==> flow/design.v <==
module slave_apb ( 
                   output reg [ 8-1 : 0 ]   prdata, 			 
                   output reg                         pready, 			 
                   output reg                         pslverr,			 
		   input                	      penable,                   
                   input                	      pwrite, 			 
                   input 	         	      psel,  			 
                   input                              pclk,   			 
                   input                	      presetn, 			 
                   input      [ 8-1 : 0 ]   paddr,  			 
                   input      [ 8-1 : 0 ]   pwdata 			 
                   );
  parameter         IDLE    = 2'd0;              				 
  parameter         SETUP   = 2'd1;
  parameter         ENABLE  = 2'd2;
  reg   [ 2-1 : 0 ]   pre_state;   					 
  reg   [ 2-1 : 0 ]   nxt_state;
  reg   [ 8-1 : 0 ]    mem [ 0 : 200 ]; 		 
  reg   [ 8-1 : 0 ]    prdata_c;
  reg pready_c;
  reg pslverr_c;
  reg mem_we_c;
  always @ ( posedge pclk or negedge presetn )
  	begin 
    	     if ( ! presetn )
      			pre_state <= IDLE;
    	     else 
      			pre_state <= nxt_state;
  	end 
  always @ ( * ) 
  	begin
    		prdata_c   = 8'd0;
    		pslverr_c  = 1'b0;
    		pready_c   = 1'b0;
    		mem_we_c   = 1'b0;
    	 	nxt_state  = IDLE;     
		case ( pre_state )
			IDLE   : begin  
          				if ( psel == 1 ) 
            					nxt_state = SETUP;
	        			else
          				     begin
            					nxt_state = IDLE;
  	        				prdata_c = 8'd0;
          				     end
        			end  
      		      SETUP  : begin  
          				nxt_state  = ENABLE;
        			end  
		     ENABLE : begin  
				    pready_c = psel;
						if ( psel == 1 )   
              						nxt_state    = SETUP;
            					else
              						nxt_state    = IDLE; 
		      		    if(paddr <= 200)
          				begin
            					pslverr_c      = 1'b0;
	         				 if(!pwrite)      
              						prdata_c     = mem [ paddr ];
            					else 
	            					mem_we_c     = psel;
          			        end  
				else
				        pslverr_c     = psel;
        		     end  
                  default : nxt_state = IDLE;
    endcase
  end  
  always @ ( posedge pclk )
  	if ( mem_we_c )
  		mem [ paddr ] <= pwdata;
  always @ ( posedge pclk or negedge presetn)
 	 begin
    		if ( ! presetn)
    			begin
      				prdata    <= 8'b0;
      				pready    <= 1'b0;
      				pslverr   <= 1'b0;
    			end  
    	     else
    		begin
      			pready  <= pready_c;
      		   if ( ( pre_state == ENABLE ) )
      			begin
        			prdata  <= prdata_c;
        			pslverr <= pslverr_c;
      			end
    		end
  	end
endmodule
### From RTL to reports: slave_apb

What the tools print for slave_apb, step after step.
Line numbers count from 1 in the design file above.
A cell with n/a has no value.

* design top: slave_apb
* clock input: pclk
* cell library: sky130hd
* corner: tt_025C_1v80

### Word level

Yosys after proc, flatten, opt, wreduce and memory -nomap, before mapping. Enables and synchronous resets that opt folds into registers are not counted as muxes. Memory bits, and registers merged into a memory's read port (data or address), are not among the register bits. Print and check cells are not counted. Equal cells are merged and count once.
Yosys's memory passes give these memory sizes; they may raise the number of words (mostly to a power of two), join words into wider ones and drop unused or constant bits.

* input bits: 21
* memories: 1
* register bits: 12
* RAM bits: 1608

* reduce/logical cells: 2
* order comparisons: 1
* eq/ne operators: 2
* muxes and demuxes: 12

Memory list
* mem: depth 201, bits a word 8, rd ports 1, write ports 1, RTL line 18 `reg [ 8-1 : 0 ] mem [ 0 : 200 ];`

Operators with widths (number)
* 8-bit 2-to-1 mux: 4
* 8-bit less-or-equal comparator with constant B: 1
* 1-bit 2-to-1 mux: 7
* 2-bit parallel mux with 2-bit select: 1
* 2-bit by 1-bit equality test with 1-bit output with constant B: 1
* 2-bit equality test with constant B: 1
* 2-bit zero test: 1
* 2-bit OR reduction: 1

### Logic depth

Depth = most cells in a row (Yosys ltp): at word level without a register or memory, in the mapped netlist without a sequential cell, where the memories' decode and read muxes count.

* depth after elaboration: 4
* ABC_AREA: 0
* mapped depth: 12
* gate-level depth less buffers: 7

### Netlist

Source: synth_stat.txt of the flow (Yosys; design flattened, memories mapped). It holds for the ABC_AREA given above (unset counts as 0); a run with the other value may have another netlist.

* cell count: 3110
* mapped flip-flops: 1621
* synthesis area: 63504.7 um^2
* sequential area: 48612.9 um^2

Cell types
* sky130_fd_sc_hd__edfxtp_1: number 1608, area in all 4.83E+04 um^2
* sky130_fd_sc_hd__mux4_2: number 324, area in all 7.3E+03 um^2
* sky130_fd_sc_hd__mux2i_1: number 191, area in all 1.91E+03 um^2
* sky130_fd_sc_hd__nor2_1: number 217, area in all 814.531 um^2
* sky130_fd_sc_hd__nand2_1: number 141, area in all 529.258 um^2
* sky130_fd_sc_hd__a22oi_1: number 64, area in all 480.461 um^2
* sky130_fd_sc_hd__dfrtp_1: number 12, area in all 300.288 um^2
* sky130_fd_sc_hd__clkbuf_1: number 66, area in all 247.738 um^2
* sky130_fd_sc_hd__a211oi_1: number 32, area in all 240.23 um^2
* sky130_fd_sc_hd__buf_2: number 48, area in all 240.23 um^2
* sky130_fd_sc_hd__a21oi_1: number 46, area in all 230.221 um^2
* sky130_fd_sc_hd__nor2b_1: number 35, area in all 218.96 um^2
* sky130_fd_sc_hd__buf_6: number 19, area in all 213.955 um^2
* sky130_fd_sc_hd__nand3_1: number 41, area in all 205.197 um^2
* sky130_fd_sc_hd__o22ai_1: number 31, area in all 193.936 um^2
* sky130_fd_sc_hd__buf_8: number 11, area in all 165.158 um^2
* sky130_fd_sc_hd__buf_4: number 20, area in all 150.144 um^2
* sky130_fd_sc_hd__o2111ai_1: number 16, area in all 140.134 um^2

Other cell types: 41; their cells: 188.

### Worst setup path after synthesis

Path of least setup slack by OpenSTA after synthesis, without wires, with an ideal clock, recovery checks aside; 20% of the period is set as input and as output delay. Where synthesis merged equal registers, the netlist keeps one of their names.

* kind: in2reg
* from: input port paddr[1]
* to: memory mem[198][0]
* buffers on the path: 6
* setup slack: 5.806 ns
* arrival time: 3.824 ns
* data required time: 9.629 ns
* external input delay: 2.000 ns
* time at the first pin: 2.000 ns
* period: 10.0 ns
* delay of the path: 2.195 ns
* stages: 9
* period reached after synthesis: 4.194 ns

"delay of the path" = arrival - input delay + setup time.
"stages": output pins that drive a net of the path, with the launching flip-flop's if there is one; two outputs of one cell count as two.
"period reached after synthesis" = period - worst setup slack (recovery checks aside). The figure is calculated, with input and output delays left at 20% of the set period.
The rows between start and end are the longest chain of elaborated cells between them; the timing report does not say that the signal goes this way. Where chains are equally long, one stands for them.
A line is the first line of the expression or statement that the cell stems from. Yosys adds cells for indexed reads and writes and turns some case tables into memories.
Only ways into the end's enable, where the timed path ends, are counted here.

* cell sequence: sky130_fd_sc_hd__buf_2 -> sky130_fd_sc_hd__buf_2 -> sky130_fd_sc_hd__buf_2 -> sky130_fd_sc_hd__buf_6 -> sky130_fd_sc_hd__buf_6 -> sky130_fd_sc_hd__nor2b_1 -> sky130_fd_sc_hd__nand2_1 -> sky130_fd_sc_hd__clkbuf_1 -> sky130_fd_sc_hd__nor2_1
* length of the longest elaborated chain: 4
* elaborated cells between the ends (all ways): 5

Ends and longest elaborated chain, after synthesis
* from (decl): RTL line 10 `input [ 8-1 : 0 ] paddr,`
* 8-bit less-or-equal comparator: RTL line 56 `if(paddr <= 200)`
* 1-bit 2-to-1 mux: RTL line 56
* 1-bit 2-to-1 mux: RTL line 37 `case ( pre_state )`
* 8-bit 2-to-1 mux: RTL line 71 `if ( mem_we_c )`
* to (decl): RTL line 18 `reg [ 8-1 : 0 ] mem [ 0 : 200 ];`

### Timing after layout

Path of least setup slack in the final report of run 1 (OpenROAD, finished layout, wires in). Where an end is a register, its clock arrival counts in the times.

* kind: in2reg
* from: input port paddr[0]
* to: register prdata[3]
* external input delay: 0.65 ns
* setup slack: 0.41 ns
* arrival time: 3.52 ns
* stages: 9
* period: 3.25 ns
* data required time: 3.92 ns
* buffers on the path: 3
* time at the first pin: 0.65 ns

The rows between start and end are the longest chain of elaborated cells between them; the timing report does not say that the signal goes this way. Where chains are equally long, one stands for them.
The chain passes a memory read, where the word-level depth is cut; so it can be longer than that depth.

* cell sequence: sky130_fd_sc_hd__buf_8 -> sky130_fd_sc_hd__buf_4 -> sky130_fd_sc_hd__mux4_2 -> sky130_fd_sc_hd__mux4_2 -> sky130_fd_sc_hd__nand2_1 -> sky130_fd_sc_hd__nand2_1 -> sky130_fd_sc_hd__o32ai_1 -> sky130_fd_sc_hd__buf_4 -> sky130_fd_sc_hd__a21oi_1
* length of the longest elaborated chain: 3
* elaborated cells between the ends (all ways): 4

Ends and longest elaborated chain, post-layout
* from (decl): RTL line 10 `input [ 8-1 : 0 ] paddr,`
* memory 201 x 8 bit: RTL line 18 `reg [ 8-1 : 0 ] mem [ 0 : 200 ];`
* 8-bit 2-to-1 mux: RTL line 59 `if(!pwrite)`
* 8-bit 2-to-1 mux: RTL line 56 `if(paddr <= 200)`
* to (assign): RTL line 77 `prdata <= 8'b0;`
* to (assign): RTL line 86 `prdata <= prdata_c;`
* to (decl): RTL line 2 `output reg [ 8-1 : 0 ] prdata,`

--- measured runs ---
slave_apb through Yosys and OpenROAD on sky130hd: 2 stored runs, unordered, with their settings and measured results. The constraints put input and output delay at 20% of the set period each and load the outputs with 0.01 pF.
By "period achieved" is meant the clock period of the run minus its worst setup slack. This is arithmetic on one report: input and output delays are still those of the set period (20% each).
By "critical setup path time" is meant the share of the clock period that the worst setup path is allowed (20% is reserved at inputs, 20% at outputs), minus its slack. Clock arrival times at its registers enter into it.
By "total power after layout" is meant OpenSTA's value without simulated activity: inputs other than the clock are taken to toggle once in ten clock periods, and the tool carries that through the logic.

### Run 1

==> flow/run.sh <==
#!/bin/bash
# the make line also repeats the synthesis and layout settings of config.mk as NAME=value (left out here)
make -C /OpenROAD-flow-scripts/flow DESIGN_CONFIG=/design/flow/config.mk WORK_HOME=/design/flow/orfs CLKGATE_MAP_FILE= finish
==> flow/config.mk <==
export PLATFORM = sky130hd
export DESIGN_NAME = slave_apb
export DESIGN_NICKNAME = slave_apb
export VERILOG_FILES = /design/flow/design.v
export SDC_FILE = /design/flow/constraint.sdc
export NUM_CORES = 4
export LEC_CHECK = 0
export CAP_MARGIN = 20
export CELL_PAD_IN_SITES_DETAIL_PLACEMENT = 0
export CELL_PAD_IN_SITES_GLOBAL_PLACEMENT = 0
export CORE_MARGIN = 8
export CORE_UTILIZATION = 21
export CTS_CLUSTER_DIAMETER = 76
export CTS_CLUSTER_SIZE = 15
export GPL_ROUTABILITY_DRIVEN = 0
export GPL_TIMING_DRIVEN = 1
export HOLD_SLACK_MARGIN = 0.18
export MAX_ROUTING_LAYER = met4
export PLACE_DENSITY_LB_ADDON = 0.12
export SETUP_SLACK_MARGIN = 0.38
export SLEW_MARGIN = 5
export TNS_END_PERCENT = 40
==> flow/constraint.sdc <==
create_clock -name core_clock -period 3.25 [get_ports {pclk}]
set_input_delay 0.6500 -clock core_clock [delete_from_list [all_inputs] [get_ports {pclk}]]
set_output_delay 0.6500 -clock core_clock [all_outputs]
set_load 0.01 [all_outputs]

Results of run 1:
- Final setup TNS: 0.000 ns
- Post-synthesis cell area: 63504.7 um^2
- Die size: 320254.0 um^2
- Standard-cell area after routing: 77234.1 um^2
- Critical setup path time: 2.19 ns
- Worst setup path kind: in2reg
- Period achieved: 2.844 ns
- Worst setup slack after layout: 0.406 ns
- Total power after layout: 42.151 mW
- Utilization of the finished layout: 25.6 %

### Run 2

==> flow/run.sh <==
#!/bin/bash
# the make line also repeats the synthesis and layout settings of config.mk as NAME=value (left out here)
make -C /OpenROAD-flow-scripts/flow DESIGN_CONFIG=/design/flow/config.mk WORK_HOME=/design/flow/orfs CLKGATE_MAP_FILE= finish
==> flow/config.mk <==
export PLATFORM = sky130hd
export DESIGN_NAME = slave_apb
export DESIGN_NICKNAME = slave_apb
export VERILOG_FILES = /design/flow/design.v
export SDC_FILE = /design/flow/constraint.sdc
export NUM_CORES = 4
export LEC_CHECK = 0
export CAP_MARGIN = 20
export CELL_PAD_IN_SITES_DETAIL_PLACEMENT = 2
export CELL_PAD_IN_SITES_GLOBAL_PLACEMENT = 0
export CORE_MARGIN = 8
export CORE_UTILIZATION = 21
export CTS_CLUSTER_DIAMETER = 76
export CTS_CLUSTER_SIZE = 24
export GPL_ROUTABILITY_DRIVEN = 0
export GPL_TIMING_DRIVEN = 1
export HOLD_SLACK_MARGIN = 0.18
export MAX_ROUTING_LAYER = met4
export PLACE_DENSITY_LB_ADDON = 0.12
export SETUP_SLACK_MARGIN = 0.38
export SLEW_MARGIN = 5
export TNS_END_PERCENT = 40
==> flow/constraint.sdc <==
create_clock -name core_clock -period 3.25 [get_ports {pclk}]
set_input_delay 0.6500 -clock core_clock [delete_from_list [all_inputs] [get_ports {pclk}]]
set_output_delay 0.6500 -clock core_clock [all_outputs]
set_load 0.01 [all_outputs]

Results of run 2:
- Final setup TNS: 0.000 ns
- Post-synthesis cell area: 63504.7 um^2
- Die size: 320254.0 um^2
- Standard-cell area after routing: 77256.6 um^2
- Critical setup path time: 2.11 ns
- Worst setup path kind: in2reg
- Period achieved: 2.756 ns
- Worst setup slack after layout: 0.494 ns
- Total power after layout: 41.847 mW
- Utilization of the finished layout: 25.6 %
--- end ---
